==> flow/design.v <==
module flex_counter
#(
	parameter NUM_CNT_BITS = 4
)
(
	input wire clk,
	input wire n_rst,
	input wire clear,
	input wire count_enable,
	input wire [(NUM_CNT_BITS-1):0] rollover_val,
	output logic [(NUM_CNT_BITS-1):0] count_out,
	output logic rollover_flag
);
	logic [(NUM_CNT_BITS-1):0] next_count;  
	logic next_rollover_flag;
	always_ff @ (posedge clk, negedge n_rst) begin
	if (n_rst == 1'b0) begin  
		rollover_flag <= 0;
		count_out <= 0;
	end
	else begin
		count_out <= next_count;
		rollover_flag <= next_rollover_flag;
	end
	end
	always_comb begin
	  next_count = count_out;
	  next_rollover_flag = 0;
	  if (clear == 1'b1) begin 
		next_count = 0;
	  end
	  else if ((rollover_val == count_out) && (count_enable == 1)) begin
		next_count = 1;
	  end
	  else if (count_enable == 1) begin 
		next_count = count_out + 1; 
	  end
	  if (rollover_val == next_count) begin 
		next_rollover_flag = 1'b1; 
	  end
	end
endmodule
module counter(
    input clk,
          n_rst,
          cnt_up,
          clear,
    output one_k_samples
);
flex_counter 
					#(
                        .NUM_CNT_BITS(10)
					)
					A1 (
                    .clk(clk), 
					.n_rst(n_rst), 
					.clear(clear), 
					.count_enable(cnt_up), 	
					.rollover_val(10'd1000),
					.count_out(),
					.rollover_flag(one_k_samples)
                    );
endmodule
module magnitude(
    input logic  [16:0] in,
    output logic [15:0] out
);
always_comb begin
    if (in[16] == 1'b1) begin  
        out = ~(in[15:0]) + 1;
    end
    else begin
        out = in[15:0];
    end
end
endmodule
module datapath (
    input  logic        clk,
    input  logic        n_reset,
    input  logic [2:0]  op,
    input  logic [3:0]  src1,
    input  logic [3:0]  src2,
    input  logic [3:0]  dest,
    input  logic [15:0] ext_data1,
    input  logic [15:0] ext_data2,
    output logic [16:0] outreg_data,
    output logic        overflow
);
    logic        w_en;
    logic [1:0]  w_data_sel;
    logic [1:0]  alu_op;
    logic [16:0] src1_data, src2_data, alu_result, dest_data;
    always_comb begin
        w_en = 1'b0;
        w_data_sel = 2'b10;
        alu_op = 2'b00;
        case (op)
            3'b001: begin w_en = 1'b1; w_data_sel = 2'b10; alu_op = 2'b00; end
            3'b010: begin w_en = 1'b1; w_data_sel = 2'b00; end
            3'b011: begin w_en = 1'b1; w_data_sel = 2'b01; end
            3'b100: begin w_en = 1'b1; w_data_sel = 2'b10; alu_op = 2'b01; end
            3'b101: begin w_en = 1'b1; w_data_sel = 2'b10; alu_op = 2'b10; end
            3'b110: begin w_en = 1'b1; w_data_sel = 2'b10; alu_op = 2'b11; end
            default: ;
        endcase
    end
    alu CORE (.src1_data(src1_data), .src2_data(src2_data), .alu_op(alu_op),
              .result(alu_result), .overflow(overflow));
    always_comb begin
        case (w_data_sel)
            2'b00:   dest_data = {1'b0, ext_data1};
            2'b01:   dest_data = {1'b0, ext_data2};
            default: dest_data = alu_result;
        endcase
    end
    register_file RF (.clk(clk), .n_reset(n_reset), .w_en(w_en),
                      .r1_sel(src1), .r2_sel(src2), .w_sel(dest),
                      .w_data(dest_data), .r1_data(src1_data),
                      .r2_data(src2_data), .outreg_data(outreg_data));
endmodule
module alu (
    input  logic [16:0] src1_data,
    input  logic [16:0] src2_data,
    input  logic [1:0]  alu_op,
    output logic [16:0] result,
    output logic        overflow
);
    logic [17:0] large_sum, large_dif;
    logic [31:0] full_mult;
    assign large_sum = {src1_data[16], src1_data} + {src2_data[16], src2_data};
    assign large_dif = {src1_data[16], src1_data} - {src2_data[16], src2_data};
    assign full_mult = src1_data[15:0] * src2_data[15:0];
    always_comb begin
        case (alu_op)
            2'b00: begin result = src1_data; overflow = 1'b0; end
            2'b01: begin result = large_sum[16:0]; overflow = large_sum[17] ^ large_sum[16]; end
            2'b10: begin result = large_dif[16:0]; overflow = large_dif[17] ^ large_dif[16]; end
            default: begin result = {1'b0, full_mult[30:15]}; overflow = full_mult[31]; end
        endcase
    end
endmodule
module register_file (
    input  logic        clk,
    input  logic        n_reset,
    input  logic        w_en,
    input  logic [3:0]  r1_sel,
    input  logic [3:0]  r2_sel,
    input  logic [3:0]  w_sel,
    input  logic [16:0] w_data,
    output logic [16:0] r1_data,
    output logic [16:0] r2_data,
    output logic [16:0] outreg_data
);
    logic [16:0] regs_matrix [15:0];
    always_ff @ (posedge clk, negedge n_reset) begin
        if (!n_reset) begin
            for (int i = 0; i < 16; i++) regs_matrix[i] <= 17'd0;
        end
        else if (w_en) begin
            regs_matrix[w_sel] <= w_data;
        end
    end
    assign r1_data = regs_matrix[r1_sel];
    assign r2_data = regs_matrix[r2_sel];
    assign outreg_data = regs_matrix[0];
endmodule
module controller (
    input clk,
          n_rst,
    input logic dr,
                lc,
                overflow,
    output logic cnt_up,
                 clear,
                 modwait,
    output reg [2:0] op,
    output reg [3:0] src1,
                     src2,
                     dest,
    output logic err,
                 processed
);
typedef enum bit[4:0] {idle, 
                    eidle, 
                    eidle2,
                    load1, 
                    load2, 
                    load3, 
                    load4, 
                    coeff1, 
                    coeff2, 
                    coeff3, 
                    coeff4, 
                    store, 
                    check, 
                    zero, 
                    sort1, 
                    sort2, 
                    sort3, 
                    sort4, 
                    mul1, 
                    mul2, 
                    mul3, 
                    mul4, 
                    sub1, 
                    sub2, 
                    add1, 
                    add2, 
                    done
}firState;
firState curstate, nexstate;
logic next_modwait, next_processed;
always_ff @ (posedge clk, negedge n_rst) begin
    if (!n_rst)begin
    curstate <= idle;
    modwait <= 0;
    processed <= 0;
    end
    else begin
    curstate <= nexstate;
    modwait <= next_modwait;
    processed <= next_processed;
    end
end
always_comb begin
    nexstate = idle;
    err = 0;
    clear = 0;
    cnt_up = 0;
    next_modwait = 0;
    next_processed = 0;
    op = 3'b000;
    src1 = 4'd0;
    src2 = 4'd0;
    dest = 4'd0;
    case (curstate) 
        idle:
            begin
                next_modwait = 0; 
                clear = 0;
                cnt_up = 0;
                op = 3'b000;
                err = 0;
                if (lc) begin
                    nexstate = load1;
                end
                else if (dr) begin
                    nexstate = store;
                    next_modwait = 1;
                end
                else begin
                    nexstate = idle;
                end
            end
        eidle:
                begin
                    err = 1;
                    next_modwait = 0;
                    nexstate = eidle2;
                end
        eidle2:
                begin
                    err = 1;
                    if (lc) begin
                        nexstate = load1;
                    end
                    else if (dr) begin
                        nexstate = store;
                    end
                    else begin
                        nexstate = eidle2; 
                    end
                end
        load1:  
                begin
                    next_modwait = 1;
                    clear = 1;
                    err = 0;
                    op = 3'b011;
                    dest = 4'd5;  
                    nexstate = coeff1;
                end
        coeff1:  
                begin
                    next_modwait = 0;
                    clear = 0;
                    op = 3'b000;
                    if (lc) begin
                        nexstate = load2;
                    end
                    else begin
                        nexstate = coeff1;
                    end
                end
        load2:
                begin
                    next_modwait = 1;
                    op = 3'b011;
                    dest = 4'd6;  
                    nexstate = coeff2;
                end
        coeff2:  
                begin
                    next_modwait = 0;
                    op = 3'b000;
                    if (lc) begin
                        nexstate = load3;
                    end
                    else begin
                        nexstate = coeff2;
                    end
                end
        load3:
                begin
                    next_modwait = 1;
                    op = 3'b011;
                    dest = 4'd7;  
                    nexstate = coeff3;
                end
        coeff3:  
                begin
                    next_modwait = 0;
                    op = 3'b000;
                    if (lc) begin
                        nexstate = load4;
                    end
                    else begin
                    nexstate = coeff3;
                    end
                end
        load4:
                begin
                  next_modwait = 1;
                  op = 3'b011;
                  dest = 4'd8;  
                  nexstate = coeff4;
                end
        coeff4:  
                begin
                    next_modwait = 0;
                    op = 3'b000;
                    nexstate = idle;
                end
        store:  
                begin
                    if (dr) begin
                    cnt_up = 1;
                    next_modwait = 1;
                    op = 3'b010;
                    dest = 4'd9;  
                    nexstate = zero;
                    end
                    else begin
                        nexstate = eidle;
                    end
                end
        zero:
                begin
                    cnt_up = 0;
                    next_modwait = 1;
                    src1 = 4'd0;
                    src2 = 4'd0;
                    dest = 4'd0;  
                    op = 3'b101;  
                    nexstate = sort1;
                end
        sort1:
                begin
                    next_modwait = 1;
                    src1 = 4'd2;
                    dest = 4'd1;  
                    op = 3'b001;  
                    nexstate = sort2;
                end
        sort2:
                begin
                    next_modwait = 1;
                    src1 = 4'd3;
                    dest = 4'd2;  
                    op = 3'b001;  
                    nexstate = sort3;
                end
        sort3:
                begin
                    next_modwait = 1;
                    src1 = 4'd4;
                    dest = 4'd3;  
                    op = 3'b001;  
                    nexstate = sort4;
                end
        sort4:
                begin
                    next_modwait = 1;
                    src1 = 4'd9;
                    dest = 4'd4;  
                    op = 3'b001;  
                    nexstate = mul1;
                end
        mul1:
                begin
                    next_modwait = 1;
                    src1 = 4'd4; 
                    src2 = 4'd5; 
                    dest = 4'd9;  
                    op = 3'b110;  
                    nexstate = sub1;
                end
        sub1:
                begin
                    next_modwait = 1;
                    src1 = 4'd0;
                    src2 = 4'd9;
                    dest = 4'd0;  
                    op = 3'b101;  
                    if (overflow) begin
                        nexstate = eidle;
                        next_processed = 1;
                    end
                    else begin
                        nexstate = mul2;
                    end
                end
        mul2: 
                begin
                    next_modwait = 1;
                    src1 = 4'd3; 
                    src2 = 4'd6; 
                    dest = 4'd9;  
                    op = 3'b110;  
                    nexstate = add1;
                end
        add1:
                begin
                    next_modwait = 1;
                    src1 = 4'd0;
                    src2 = 4'd9;
                    dest = 4'd0;  
                    op = 3'b100;  
                    if (overflow) begin
                        nexstate = eidle;
                        next_processed = 1;
                    end
                    else begin
                        nexstate = mul3;
                    end
                end
        mul3:
                begin
                    next_modwait = 1;
                    src1 = 4'd2; 
                    src2 = 4'd7; 
                    dest = 4'd9;  
                    op = 3'b110;  
                    nexstate = sub2;
                end
        sub2:
                begin
                    next_modwait = 1;
                    src1 = 4'd0;
                    src2 = 4'd9;
                    dest = 4'd0;  
                    op = 3'b101;  
                    if (overflow) begin
                        nexstate = eidle;
                        next_processed = 1;
                    end
                    else begin
                        nexstate = mul4;
                    end
                end
        mul4:
                begin
                    next_modwait = 1;
                    src1 = 4'd1; 
                    src2 = 4'd8; 
                    dest = 4'd9;  
                    op = 3'b110;  
                    nexstate = add2;
                end
        add2:
                begin
                    next_modwait = 1;
                    src1 = 4'd0;
                    src2 = 4'd9;
                    dest = 4'd0;  
                    op = 3'b100;  
                    if (overflow) begin
                        nexstate = eidle;
                        next_processed = 1;
                    end
                    else begin
                        nexstate = done;
                        next_processed = 1;
                    end
                end
        done:
                begin
                    op = 3'b000;
                    next_modwait = 0;
                    nexstate = idle;
                end
    endcase
end
endmodule
module fir_filter(
    input clk,
          n_reset,
    input logic [15:0] sample_data,
                        fir_coefficient,
    input logic load_coeff,
                data_ready,
    output logic one_k_samples,
                 processed,
                 modwait,
    output logic [15:0] fir_out,
    output logic err
);
    logic  cnt_up,
          clear,
          overflow;
    logic [2:0] op;
    logic [3:0] src1, src2, dest;
    logic [16:0] outreg_data;  
    logic done;
    assign processed = done;
    controller    B1(
                    .clk(clk),
                    .n_rst(n_reset),
                    .dr(data_ready),
                    .lc(load_coeff),
                    .overflow(overflow),
                    .cnt_up(cnt_up),
                    .clear(clear),
                    .modwait(modwait),
                    .op(op),
                    .src1(src1),
                    .src2(src2),
                    .dest(dest),
                    .err(err),
                    .processed(done)
                    );
    counter   C1(
                    .clk(clk),
                    .n_rst(n_reset),
                    .cnt_up(cnt_up),
                    .clear(clear),
                    .one_k_samples(one_k_samples)
                    );
    datapath    D1(
                    .clk(clk),
                    .n_reset(n_reset),
                    .op(op),
                    .src1(src1),
                    .src2(src2),
                    .dest(dest),
                    .ext_data1(sample_data),
                    .ext_data2(fir_coefficient),
                    .outreg_data(outreg_data),
                    .overflow(overflow)
                    );
    magnitude   E1(
                    .in(outreg_data),
                    .out(fir_out)
                    );
endmodule
module coefficient_loader(
    input clk,
          n_reset,
    input logic new_coefficient_set,
    input logic modwait,
    output logic load_coeff,
    output logic [1:0] coefficient_num,
    output logic clear_new_coefficient
);
typedef enum bit [2:0] {IDLE, 
                        F0,
                        F1,
                        F2,
			            F3} loadState;	
loadState state, nexstate;
always_ff @ (posedge clk, negedge n_reset) begin
    if(!n_reset) begin
        state <= IDLE;
    end
    else begin
        state <= nexstate;
    end
end
always_comb begin
     nexstate = state;  
     coefficient_num = 2'b00;  
     load_coeff = 0;  
     clear_new_coefficient = 0;  
    case (state)
        IDLE:
            begin
                clear_new_coefficient = 0;
                if(new_coefficient_set && !modwait) begin
                    nexstate = F0;
                end
                else begin
                    nexstate = IDLE;
                end
            end
        F0:
            begin
                coefficient_num = 2'b00;  
                if(!modwait) begin
                    load_coeff = 1;  
                end
                else if (load_coeff && !modwait) begin
                    load_coeff = 0;  
                end
                else begin
                    nexstate = F1;  
                end
            end
        F1:
            begin
                coefficient_num = 2'b01;  
                if(!modwait) begin
                    load_coeff = 1;  
                end
                else if (load_coeff) begin
                    load_coeff = 0;  
                end
                else begin
                     nexstate = F2;  
                end
            end
        F2:
            begin
                 coefficient_num = 2'b10;  
                if(!modwait) begin
                    load_coeff = 1;  
                end
                else if (load_coeff) begin
                    load_coeff = 0;  
                end
                else begin
                    nexstate = F3;  
                end
            end
        F3:
            begin
                  coefficient_num = 2'b11;  
                if(!modwait) begin
                    load_coeff = 1;  
                end
                else if (load_coeff) begin
                    load_coeff = 0;  
                end
                else begin
                    nexstate = IDLE;  
                    clear_new_coefficient = 1;  
                end
            end
    endcase 
end
endmodule
module ahb_lite_slave(
    input   clk,
            n_rst,
    output logic [15:0] sample_data,
    output logic data_ready,
                new_coefficient_set,
    input logic clear_new_coefficient,
                processed,
    input logic [1:0] coefficient_num,
    output logic [15:0] fir_coefficient,
    input logic modwait,
    input logic [15:0] fir_out,
    input logic err,
                hsel,
    input logic [3:0] haddr,
    input logic hsize,
    input logic [1:0] htrans,
    input logic hwrite,
    input logic [15:0] hwdata,
    output logic [15:0] hrdata,
    output logic hresp
);
logic [15:0] [7:0] register, nexregister; 
logic [15:0] nexhrdata, nexfir_coefficient;
logic next_data_ready;
logic write1, nexwrite1;
logic [3:0]storeadd, nexstoreadd;
always_ff @ (posedge clk, negedge n_rst) begin
if(!n_rst) begin
    hrdata <= 0;
    data_ready <= 0;
    write1 <= 0;
    storeadd <= 0;
    register[0] <= 0;
    register[1] <= 0;
    register[2] <= 0;
    register[3] <= 0;
    register[4] <= 0;
    register[5] <= 0;
    register[6] <= 0;
    register[7] <= 0;
    register[8] <= 0;
    register[9] <= 0;
    register[10] <= 0;
    register[11] <= 0;
    register[12] <= 0;
    register[13] <= 0;
    register[14] <= 0;
    register[15] <= 0;
end
else begin
    hrdata <= nexhrdata;
    data_ready <= next_data_ready;
    write1 <= nexwrite1;
    storeadd <= nexstoreadd;
    register[0] <= nexregister[0];
    register[1] <= nexregister[1];
    register[2] <= nexregister[2];
    register[3] <= nexregister[3];
    register[4] <= nexregister[4];
    register[5] <= nexregister[5];
    register[6] <= nexregister[6];
    register[7] <= nexregister[7];
    register[8] <= nexregister[8];
    register[9] <= nexregister[9];
    register[10] <= nexregister[10];
    register[11] <= nexregister[11];
    register[12] <= nexregister[12];
    register[13] <= nexregister[13];
    register[14] <= nexregister[14];
    register[15] <= nexregister[15];
end
end
always_comb begin
    hresp = 0;  
    nexhrdata = 0;  
    if(processed) begin
        next_data_ready = 0;
    end
    else begin
        next_data_ready = data_ready;  
    end
    nexwrite1 = write1;  
    nexstoreadd = storeadd;  
    nexregister[0][0] = {modwait | new_coefficient_set | data_ready | write1 | (hsel & hwrite & (htrans == 2'd2))};  
    nexregister[0][7:1] = {7'd0};  
    nexregister[1][0] = {err};  
    nexregister[1][7:1] = {7'd0};  
    nexregister[2] = fir_out[7:0];
    nexregister[3] = fir_out[15:8];
    nexregister[4] = register[4];
    nexregister[5] = register[5];
    nexregister[6] = register[6];
    nexregister[7] = register[7];
    nexregister[8] = register[8];
    nexregister[9] = register[9];
    nexregister[10] = register[10];
    nexregister[11] = register[11];
    nexregister[12] = register[12];
    nexregister[13] = register[13];
    if (clear_new_coefficient) begin
        nexregister[14] = 8'h0000;
    end
    else begin
        nexregister[14] = register[14];
    end
    nexregister[15] = register[15];
            if (write1) begin
                nexwrite1 = 0;  
                if({storeadd[3:1], 1'b0} == 4'd4) 
                begin
                    next_data_ready = 1'b1;
                end
                nexregister[{storeadd[3:1], 1'b0}] = hwdata[7:0];  
                nexregister[{storeadd[3:1], 1'b1}] = hwdata[15:8];  
            end
    if (hsel)  
    begin
        if(haddr < 0  ||  14 < haddr)
        begin
            hresp = 1;
        end
        else
        begin
            if(hwrite && (htrans == 2'd2)) 
            begin
                if(!hsize)  
                begin
                    if(!((haddr == 0)
                    | (haddr == 1)
                    | (haddr == 2)
                    | (haddr == 3))) 
                    begin
                        if(haddr[3:1] == 4'd6) 
                        begin
                            next_data_ready = 1'b1;
                        end
                        nexregister[haddr] = hwdata;  
                    end
                    else  
                    begin
                            hresp = 1;  
                    end  
                end
                else  
                begin
                    if(!((haddr == 0)
                    | (haddr == 1)
                    | (haddr == 2)
                    | (haddr == 3))) 
                    begin
                        nexwrite1 = 1;  
                        nexstoreadd = haddr;  
                    end
                    else  
                    begin
                            hresp = 1;  
                    end  
                end
            end
            else 
            begin
                if(!hsize)  
                begin
                        nexhrdata = register[haddr];  
                end
                else  
                begin
                       nexhrdata[7:0] = nexregister[{haddr[3:1], 1'b0}];  
                       nexhrdata[15:8] = nexregister[{haddr[3:1], 1'b1}];  
                end
            end
        end
    end
end
assign fir_coefficient = {register[7 + (coefficient_num * 2)], register[6 + (coefficient_num * 2)]};
assign new_coefficient_set = {register[14][0]};
assign  sample_data = {register[5], register[4]};
endmodule
module ahb_lite_fir_filter(
    input clk,
          n_rst,
    input logic hsel,
    input logic [3:0] haddr,
    input logic hsize,
    input logic [1:0] htrans,
    input logic hwrite,
    input logic [15:0] hwdata,
    output logic [15:0] hrdata,
    output logic hresp
);
logic [15:0] fir_out, sample_data, fir_coefficient;
logic [1:0] coefficient_num;
logic processed, err, modwait, data_ready, new_coefficient_set, load_coeff, clear_new_coefficient;
ahb_lite_slave AHB (.clk(clk), 
                    .n_rst(n_rst),
                    .fir_out(fir_out),
                    .modwait(modwait),
                    .err(err),
                    .sample_data(sample_data),
                    .data_ready(data_ready),
                    .fir_coefficient(fir_coefficient),
                    .new_coefficient_set(new_coefficient_set),
                    .coefficient_num(coefficient_num),
                    .clear_new_coefficient(clear_new_coefficient),
                    .hsel(hsel),
                    .htrans(htrans),
                    .haddr(haddr),
                    .hsize(hsize),
                    .hwrite(hwrite),
                    .hwdata(hwdata),
                    .hrdata(hrdata),
                    .hresp(hresp),
                    .processed(processed));
coefficient_loader CFL  (.clk(clk),
                        .n_reset(n_rst),
                        .new_coefficient_set(new_coefficient_set),
                        .modwait(modwait),
                        .load_coeff(load_coeff),
                        .coefficient_num(coefficient_num),
                        .clear_new_coefficient(clear_new_coefficient));
fir_filter FF      (.clk(clk),
                  .n_reset(n_rst),
                  .sample_data(sample_data),
                  .fir_coefficient(fir_coefficient),
                  .load_coeff(load_coeff),
                  .data_ready(data_ready),
                  .one_k_samples(),
                  .modwait(modwait),
                  .fir_out(fir_out),
                  .err(err),
                  .processed(processed)
);
endmodule
Wiki page: ahb_lite_fir_filter / tool data

Reports on ahb_lite_fir_filter. Module ahb_lite_fir_filter before and after one edit of its RTL, step after step. "before" refers to lines of the RTL above, "after" to lines of the edited file. "change" is "after" less "before", of the values as shown. Library cell names are shortened. The mark -- stands for no value.

Top: ahb_lite_fir_filter. Clock input: clk. Standard-cell library: sky130hd. Library corner: tt_025C_1v80.

Edit of the RTL. Unified diff, file above to edited file. This change comes from a script, not from a designer; no optimisation was intended.

```diff
@@ -157,5 +157,5 @@
             for (int i = 0; i < 16; i++) regs_matrix[i] <= 17'd0;
         end
-        else if (w_en) begin
+        else begin
             regs_matrix[w_sel] <= w_data;
         end
```

Elaborated design. Counts by Yosys on the flattened word-level netlist (proc, flatten, opt, wreduce). Print and check cells are left out.

Word-level totals: output and inout bits (before 17, after 17, change 0); input port bits (before 27, after 27, change 0); cells after elaboration (before 318, after 299, change -19); flip-flop bits (word level) (before 432, after 432, change 0).

Operators by class: magnitude comparators (before 2, after 2, change 0); multipliers (before 1, after 1, change 0); multiplexer cells (before 108, after 107, change -1); $add $sub $neg (before 5, after 5, change 0); equality and inequality tests (before 109, after 108, change -1); shifts and indexed selects (before 5, after 5, change 0); reductions and logical operators (before 49, after 32, change -17); bitwise operators (before 14, after 14, change 0).

Operator list: 2-bit AND reduction (before 16, after 0, change -16); 1-bit two-way mux (before 28, after 27, change -1); 3-bit by 1-bit == test with 1-bit output (second input constant) (before 3, after 2, change -1); 6-bit OR reduction (before 1, after 0, change -1); 8-bit two-way mux (before 36, after 36, change 0); 4-bit == test (second input constant) (before 32, after 32, change 0); 4-bit by 3-bit == test with 1-bit output (second input constant) (before 16, after 16, change 0); 5-bit == test (second input constant) (before 10, after 10, change 0); 3-bit == test (second input constant) (before 9, after 9, change 0); 4-bit by 2-bit == test with 1-bit output (second input constant) (before 8, after 8, change 0); 4-bit two-way mux (before 8, after 8, change 0); 1-bit bitwise OR (before 7, after 7, change 0); 3-bit by 2-bit == test with 1-bit output (second input constant) (before 6, after 6, change 0); 5-bit by 4-bit == test with 1-bit output (second input constant) (before 6, after 6, change 0); 128-bit two-way mux (before 6, after 6, change 0); 2-bit OR reduction (before 5, after 5, change 0); 4-bit OR reduction (before 5, after 5, change 0); 4-bit by 1-bit == test with 1-bit output (second input constant) (before 4, after 4, change 0); 5-bit by 3-bit == test with 1-bit output (second input constant) (before 4, after 4, change 0); 4-bit zero test (before 4, after 4, change 0); 16-bit two-way mux (before 4, after 4, change 0); 3-bit two-way mux (before 4, after 4, change 0); 5-bit two-way mux (before 4, after 4, change 0); 2-bit by 1-bit inequality test with 1-bit output (second input constant) (before 4, after 4, change 0); 32-bit zero test (before 3, after 3, change 0); 128-bit by 8-bit indexed select with 8-bit output (before 3, after 3, change 0); 3-bit by 3-bit adder with 4-bit output (first input constant) (before 2, after 2, change 0); 1-bit AND (before 2, after 2, change 0).

The list need not be complete.

Depth. Yosys ltp: most cells in a row. Word level: on the elaborated netlist, between registers, memories and ports. Mapped: between sequential cells and ports; inverters and the memories' decode and read muxes count.

Depth: depth after elaboration (before 13, after 13, change 0); ABC_AREA (before 0, after 0); mapped depth (before 35, after 38, change +3); mapped depth without buffers (before 31, after 33, change +2).

Netlist. The flow's flattened synthesis, as Yosys stat reports it; memories are mapped. The netlist is that of the ABC_AREA named above (0 if unset); the other value can give another one.

Cells by type: nand2_1 (before 455, after 585, change +130); nor2_1 (before 401, after 320, change -81); o21ai_0 (before 146, after 203, change +57); mux2_2 (before 161, after 119, change -42); a21oi_1 (before 290, after 254, change -36); o21ai_1 (before 11, after 47, change +36); buf_2 (before 27, after 40, change +13); clkbuf_1 (before 168, after 178, change +10); a22oi_1 (before 43, after 33, change -10); nor2b_1 (before 34, after 43, change +9); buf_1 (before 22, after 13, change -9); a221o_1 (before 14, after 5, change -9); inv_1 (before 278, after 270, change -8); mux2i_1 (before 89, after 97, change +8); a221oi_1 (before 38, after 30, change -8); a211o_1 (before 2, after 10, change +8); a311oi_1 (before 24, after 17, change -7); nand2b_1 (before 23, after 16, change -7).

The list need not be complete.

Synthesis totals: standard cells after synthesis (before 3523, after 3605, change +82); sequential area (mm^2) (before 0.0105126, after 0.0105126, change 0.0000000); buffers (before 223, after 241, change +18); synthesis area (mm^2) (before 0.0322272, after 0.0324912, change +0.0002640); flip-flops (before 420, after 420, change 0).

The figures by module come from a second, unflattened synthesis with its own total; it is not the netlist above.

Second synthesis, totals: cells (unflattened synthesis) (before 3668, after 3640, change -28); area (unflattened synthesis) (mm^2) (before 0.0376899, after 0.037277, change -0.0004129).

Rows give one instance, submodules left out.

Modules, before: register_file (times used 1, cells 1364, seq. area 0.0068065 mm^2, area 0.0153948 mm^2); alu (times used 1, cells 1199, seq. area 0 mm^2, area 0.0100196 mm^2); ahb_lite_slave (times used 1, cells 805, seq. area 0.0037286 mm^2, area 0.0091888 mm^2); controller (times used 1, cells 76, seq. area 0.0007019 mm^2, area 0.0010047 mm^2); flex_counter (NUM_CNT_BITS=10) (times used 1, cells 112, seq. area 0.0002753 mm^2, area 0.000991 mm^2); datapath (times used 1, cells 44, seq. area 0 mm^2, area 0.0005092 mm^2); magnitude (times used 1, cells 48, seq. area 0 mm^2, area 0.0003553 mm^2); coefficient_loader (times used 1, cells 18, seq. area 0.0001264 mm^2, area 0.000219 mm^2); counter (times used 1, cells 2, seq. area 0 mm^2, area 0.0000075 mm^2); ahb_lite_fir_filter (times used 1, cells 0, seq. area 0 mm^2, area 0 mm^2); fir_filter (times used 1, cells 0, seq. area 0 mm^2, area 0 mm^2).

Modules, after: register_file (times used 1, cells 1336, seq. area 0.0068065 mm^2, area 0.0149819 mm^2); alu (times used 1, cells 1199, seq. area 0 mm^2, area 0.0100196 mm^2); ahb_lite_slave (times used 1, cells 805, seq. area 0.0037286 mm^2, area 0.0091888 mm^2); controller (times used 1, cells 76, seq. area 0.0007019 mm^2, area 0.0010047 mm^2); flex_counter (NUM_CNT_BITS=10) (times used 1, cells 112, seq. area 0.0002753 mm^2, area 0.000991 mm^2); datapath (times used 1, cells 44, seq. area 0 mm^2, area 0.0005092 mm^2); magnitude (times used 1, cells 48, seq. area 0 mm^2, area 0.0003553 mm^2); coefficient_loader (times used 1, cells 18, seq. area 0.0001264 mm^2, area 0.000219 mm^2); counter (times used 1, cells 2, seq. area 0 mm^2, area 0.0000075 mm^2); ahb_lite_fir_filter (times used 1, cells 0, seq. area 0 mm^2, area 0 mm^2); fir_filter (times used 1, cells 0, seq. area 0 mm^2, area 0 mm^2).

Timing after synthesis. Path of least setup slack by OpenSTA after synthesis, without wires, with an ideal clock, recovery checks aside; 20% of the period is set as input and as output delay. Where synthesis merged equal registers, the netlist keeps one of their names.

Timing post-synthesis: path type (before register to register, after register to register); start point (before register FF.B1.curstate, after register FF.B1.curstate); end point (before register FF.D1.RF.regs_matrix[14][7], after register FF.D1.RF.regs_matrix[6][7]); stages on the path (before 32, after 36, change +4); library setup time (ns) (before 0.133, after 0.128, change -0.005); data required time (ns) (before 11.867, after 11.872, change +0.005); arrival (ns) (before 8.044, after 8.331, change +0.287); slack (ns) (before 3.823, after 3.541, change -0.282); clock period (ns) (before 12.0, after 12.0, change 0.0); delay of the path (ns) (before 8.177, after 8.459, change +0.282); buffers on the path (before 4, after 5, change +1); launch time at the first pin (ns) (before 0.000, after 0.000, change 0.000); synthesis period reached (ns) (before 8.177, after 8.459, change +0.282).

"delay of the path" is the arrival time less input delay plus setup time. "stages on the path": output pins that drive a net of the path, with the launching flip-flop's if there is one; two outputs of one cell count as two. "synthesis period reached" = period - worst setup slack (recovery checks aside). The figure is calculated, with input and output delays left at 20% of the set period. An end named without its bit number is one bit of that signal or, where synthesis recoded a state register, one of its new flip-flops. The rows between start and end are the longest chain of elaborated cells between them; the timing report does not say that the signal goes this way. Where chains are equally long, one stands for them. Each line given opens the expression or statement behind the cell; cells for indexed reads and writes are added by Yosys, which also makes memories of some case tables.

Between the ends, post-synthesis, before:
Cell sequence: dfrtp_1 -> or4_1 -> buf_2 -> nor3_1 -> clkbuf_1 -> a22oi_1 -> a31oi_1 -> clkbuf_1 -> ha_1 -> inv_1 -> fa_1 -> inv_1 -> fa_1 -> inv_1 -> fa_1 -> inv_1 -> fa_1 -> fa_1 -> inv_1 -> fa_1 -> inv_1 -> ha_1 -> a21oi_1 -> o21a_1 -> nor3b_1 -> and2_1 -> and3_1 -> o31a_1 -> xnor2_1 -> a21oi_1 -> buf_2 -> a21oi_1. Length of the longest elaborated chain: 8. Elaborated cells on any way between the ends: 87. Under RTL lines with such cells stands 10. Those cells by class: add/sub: 2; mul: 1; eq/ne: 58; mux: 11; reduce/logical: 15.

Ends and longest elaborated chain, post-synthesis, before: start, declared (line 211) `firState curstate, nexstate;`; start, assigned (line 215) `curstate <= idle;`; start, assigned (line 220) `curstate <= nexstate;`; 5-bit == test (line 236) `case (curstate)`; 2-bit OR reduction; 4-bit case mux with 5-bit select (line 236); 4-bit == test (line 163) `assign r1_data = regs_matrix[r1_sel];`; 17-bit case mux with 16-bit select (line 163); 16-bit by 16-bit multiplier with 32-bit output (line 132) `assign full_mult = src1_data[15:0] * src2_data[15:0];`; 17-bit case mux with 3-bit select (line 134) `case (alu_op)`; 17-bit case mux with 2-bit select (line 110) `case (w_data_sel)`; end, assigned (line 157) `for (int i = 0; i < 16; i++) regs_matrix[i] <= 17'd0;`; end, assigned (line 160) `regs_matrix[w_sel] <= w_data;`; end, declared (line 154) `logic [16:0] regs_matrix [15:0];`.

Between the ends, post-synthesis, after:
Cell sequence: dfrtp_1 -> nor4_4 -> nand2_1 -> clkbuf_1 -> nor3_1 -> clkbuf_1 -> a221oi_1 -> a21oi_1 -> clkbuf_1 -> ha_1 -> inv_1 -> fa_1 -> inv_1 -> fa_1 -> inv_1 -> fa_1 -> inv_1 -> fa_1 -> fa_1 -> inv_1 -> fa_1 -> inv_1 -> ha_1 -> clkbuf_1 -> a21oi_1 -> o211ai_1 -> a21oi_1 -> or3_1 -> o21bai_1 -> a21oi_1 -> o21ai_2 -> a41oi_2 -> xnor2_1 -> a21oi_2 -> buf_4 -> o21ai_1. Length of the longest elaborated chain: 8. Elaborated cells on any way between the ends: 83. Under RTL lines with such cells stands 10. Those cells by class: add/sub: 2; mul: 1; eq/ne: 57; mux: 10; reduce/logical: 13.

Ends and longest elaborated chain, post-synthesis, after: start, declared (line 211) `firState curstate, nexstate;`; start, assigned (line 215) `curstate <= idle;`; start, assigned (line 220) `curstate <= nexstate;`; 5-bit == test (line 236) `case (curstate)`; 2-bit OR reduction; 4-bit case mux with 5-bit select (line 236); 4-bit == test (line 163) `assign r1_data = regs_matrix[r1_sel];`; 17-bit case mux with 16-bit select (line 163); 16-bit by 16-bit multiplier with 32-bit output (line 132) `assign full_mult = src1_data[15:0] * src2_data[15:0];`; 17-bit case mux with 3-bit select (line 134) `case (alu_op)`; 17-bit case mux with 2-bit select (line 110) `case (w_data_sel)`; end, assigned (line 157) `for (int i = 0; i < 16; i++) regs_matrix[i] <= 17'd0;`; end, assigned (line 160) `regs_matrix[w_sel] <= w_data;`; end, declared (line 154) `logic [16:0] regs_matrix [15:0];`.

Path in the finished layout. Path of least setup slack in the final report of the runs of set A (OpenROAD, finished layout, wires in). Where an end is a register, its clock arrival counts in the times.

Timing after layout: path type (before register to register, after register to register); start point (before register FF.B1.curstate, after register FF.B1.curstate); end point (before register FF.D1.RF.regs_matrix[13][5], after register FF.B1.curstate); data required time (ns) (before 12.45, after 12.55, change +0.10); buffers on the path (before 1, after 1, change 0); slack (ns) (before 2.22, after 1.70, change -0.52); stages on the path (before 27, after 32, change +5); launch time at the first pin (ns) (before 0.60, after 0.61, change +0.01); library setup time (ns) (before 0.16, after 0.06, change -0.10); arrival (ns) (before 10.23, after 10.85, change +0.62); clock period (ns) (before 12.0, after 12.0, change 0.0).

An end named without its bit number is one bit of that signal or, where synthesis recoded a state register, one of its new flip-flops. The rows between start and end are the longest chain of elaborated cells between them; the timing report does not say that the signal goes this way. Where chains are equally long, one stands for them.

Between the ends, after layout, before:
Cell sequence: dfrtp_1 -> or4_4 -> nor3_2 -> buf_4 -> a222oi_1 -> nand2_1 -> a21oi_1 -> or3_1 -> inv_2 -> nand2_1 -> fa_1 -> fa_1 -> inv_1 -> fa_1 -> fa_1 -> fa_1 -> inv_1 -> fa_1 -> inv_1 -> ha_1 -> a21oi_1 -> o21bai_1 -> a21oi_1 -> o21ai_0 -> a221o_1 -> a221oi_4 -> o21ai_0. Length of the longest elaborated chain: 8. Elaborated cells on any way between the ends: 87. Under RTL lines with such cells stands 10. Those cells by class: add/sub: 2; mul: 1; eq/ne: 58; mux: 11; reduce/logical: 15.

Ends and longest elaborated chain, after layout, before: start, declared (line 211) `firState curstate, nexstate;`; start, assigned (line 215) `curstate <= idle;`; start, assigned (line 220) `curstate <= nexstate;`; 5-bit == test (line 236) `case (curstate)`; 2-bit OR reduction; 4-bit case mux with 5-bit select (line 236); 4-bit == test (line 163) `assign r1_data = regs_matrix[r1_sel];`; 17-bit case mux with 16-bit select (line 163); 16-bit by 16-bit multiplier with 32-bit output (line 132) `assign full_mult = src1_data[15:0] * src2_data[15:0];`; 17-bit case mux with 3-bit select (line 134) `case (alu_op)`; 17-bit case mux with 2-bit select (line 110) `case (w_data_sel)`; end, assigned (line 157) `for (int i = 0; i < 16; i++) regs_matrix[i] <= 17'd0;`; end, assigned (line 160) `regs_matrix[w_sel] <= w_data;`; end, declared (line 154) `logic [16:0] regs_matrix [15:0];`.

Between the ends, after layout, after:
Cell sequence: dfrtp_1 -> nor2_2 -> o21a_1 -> nor2_1 -> a221oi_1 -> nand2_1 -> o32ai_2 -> buf_4 -> clkinv_1 -> ha_1 -> fa_1 -> inv_1 -> fa_1 -> fa_1 -> inv_1 -> fa_1 -> fa_1 -> inv_1 -> fa_1 -> inv_1 -> ha_1 -> a21oi_1 -> o21bai_1 -> a21oi_1 -> nand2_1 -> or3_1 -> o21ai_0 -> a2111oi_2 -> o21a_1 -> or3_4 -> a31oi_4 -> a22o_1. Length of the longest elaborated chain: 10. Elaborated cells on any way between the ends: 88. Under RTL lines with such cells stands 14. Those cells by class: add/sub: 2; mul: 1; eq/ne: 58; mux: 12; logic: 2; reduce/logical: 13.

Ends and longest elaborated chain, after layout, after: start, declared (line 211) `firState curstate, nexstate;`; start, assigned (line 215) `curstate <= idle;`; start, assigned (line 220) `curstate <= nexstate;`; 5-bit == test (line 236) `case (curstate)`; 2-bit OR reduction; 4-bit case mux with 5-bit select (line 236); 4-bit == test (line 163) `assign r1_data = regs_matrix[r1_sel];`; 17-bit case mux with 16-bit select (line 163); 17-bit by 17-bit subtractor with 18-bit output (line 131) `assign large_dif = {src1_data[16], src1_data} - {src2_data[16], src2_data};`; 1-bit XOR (line 137) `2'b10: begin result = large_dif[16:0]; overflow = large_dif[17] ^ large_dif[16]; end`; 1-bit case mux with 3-bit select (line 134) `case (alu_op)`; 5-bit two-way mux (line 487) `if (overflow) begin`; 5-bit case mux with 24-bit select (line 236); end, assigned (line 215); end, assigned (line 220); end, declared (line 211).

Layout results. Runs of the flow (Yosys, OpenROAD) on both versions; the two runs of a pair have the same settings. The constraints put input and output delay at 20% of the set period each and load the outputs with 0.01 pF.

Flow settings, set A:
For CORE_UTILIZATION the number is 40. The entry for period_ns reads 12.0. The entry for CAP_MARGIN reads 20. The entry for CORE_MARGIN reads 2. Under SLEW_MARGIN stands 20.

Final reports, set A: worst setup slack after layout (ns) (before 2.221, after 1.699, change -0.522); standard-cell area after layout (mm^2) (before 0.0356692, after 0.0356117, change -0.0000575); area inside the die boundary (mm^2) (before 0.0828547, after 0.0835239, change +0.0006692); worst hold slack after layout (ns) (before 0.384, after 0.448, change +0.064); achieved period (ns) (before 9.779, after 10.301, change +0.522); final utilization (%) (before 44.5, after 44.3, change -0.2); power consumption (uW) (before 3357, after 3368, change +11); total negative setup slack (ns) (before 0.000, after 0.000, change 0.000); chip area in the Yosys report (mm^2) (before 0.0322272, after 0.0324912, change +0.0002640).

Flow settings, set B:
The entry for CAP_MARGIN reads 15. The figure for CORE_ASPECT_RATIO is 0.74. The entry for CORE_MARGIN reads 5. For CORE_UTILIZATION the number is 20. The figure for HOLD_SLACK_MARGIN is -0.1. Under PLACE_DENSITY_LB_ADDON stands 0.04. The entry for SETUP_SLACK_MARGIN reads 0.44. The entry for period_ns reads 10.0. Under SLEW_MARGIN stands 20.

Final reports, set B: worst setup slack after layout (ns) (before 0.857, after 0.622, change -0.235); standard-cell area after layout (mm^2) (before 0.0383768, after 0.0383693, change -0.0000075); area inside the die boundary (mm^2) (before 0.169355, after 0.170709, change +0.001354); worst hold slack after layout (ns) (before 0.388, after 0.445, change +0.057); achieved period (ns) (before 9.143, after 9.378, change +0.235); final utilization (%) (before 24.0, after 23.7, change -0.3); power consumption (uW) (before 4416, after 4566, change +150); total negative setup slack (ns) (before 0.000, after 0.000, change 0.000); chip area in the Yosys report (mm^2) (before 0.0322272, after 0.0324912, change +0.0002640).

"achieved period": clock period set for the run, less the worst setup slack. It is reckoned from that one timing run; input and output delays stay at 20% of the period that was set. "power consumption" rests on the timing tool's default activity at the inputs, not on a simulated workload.
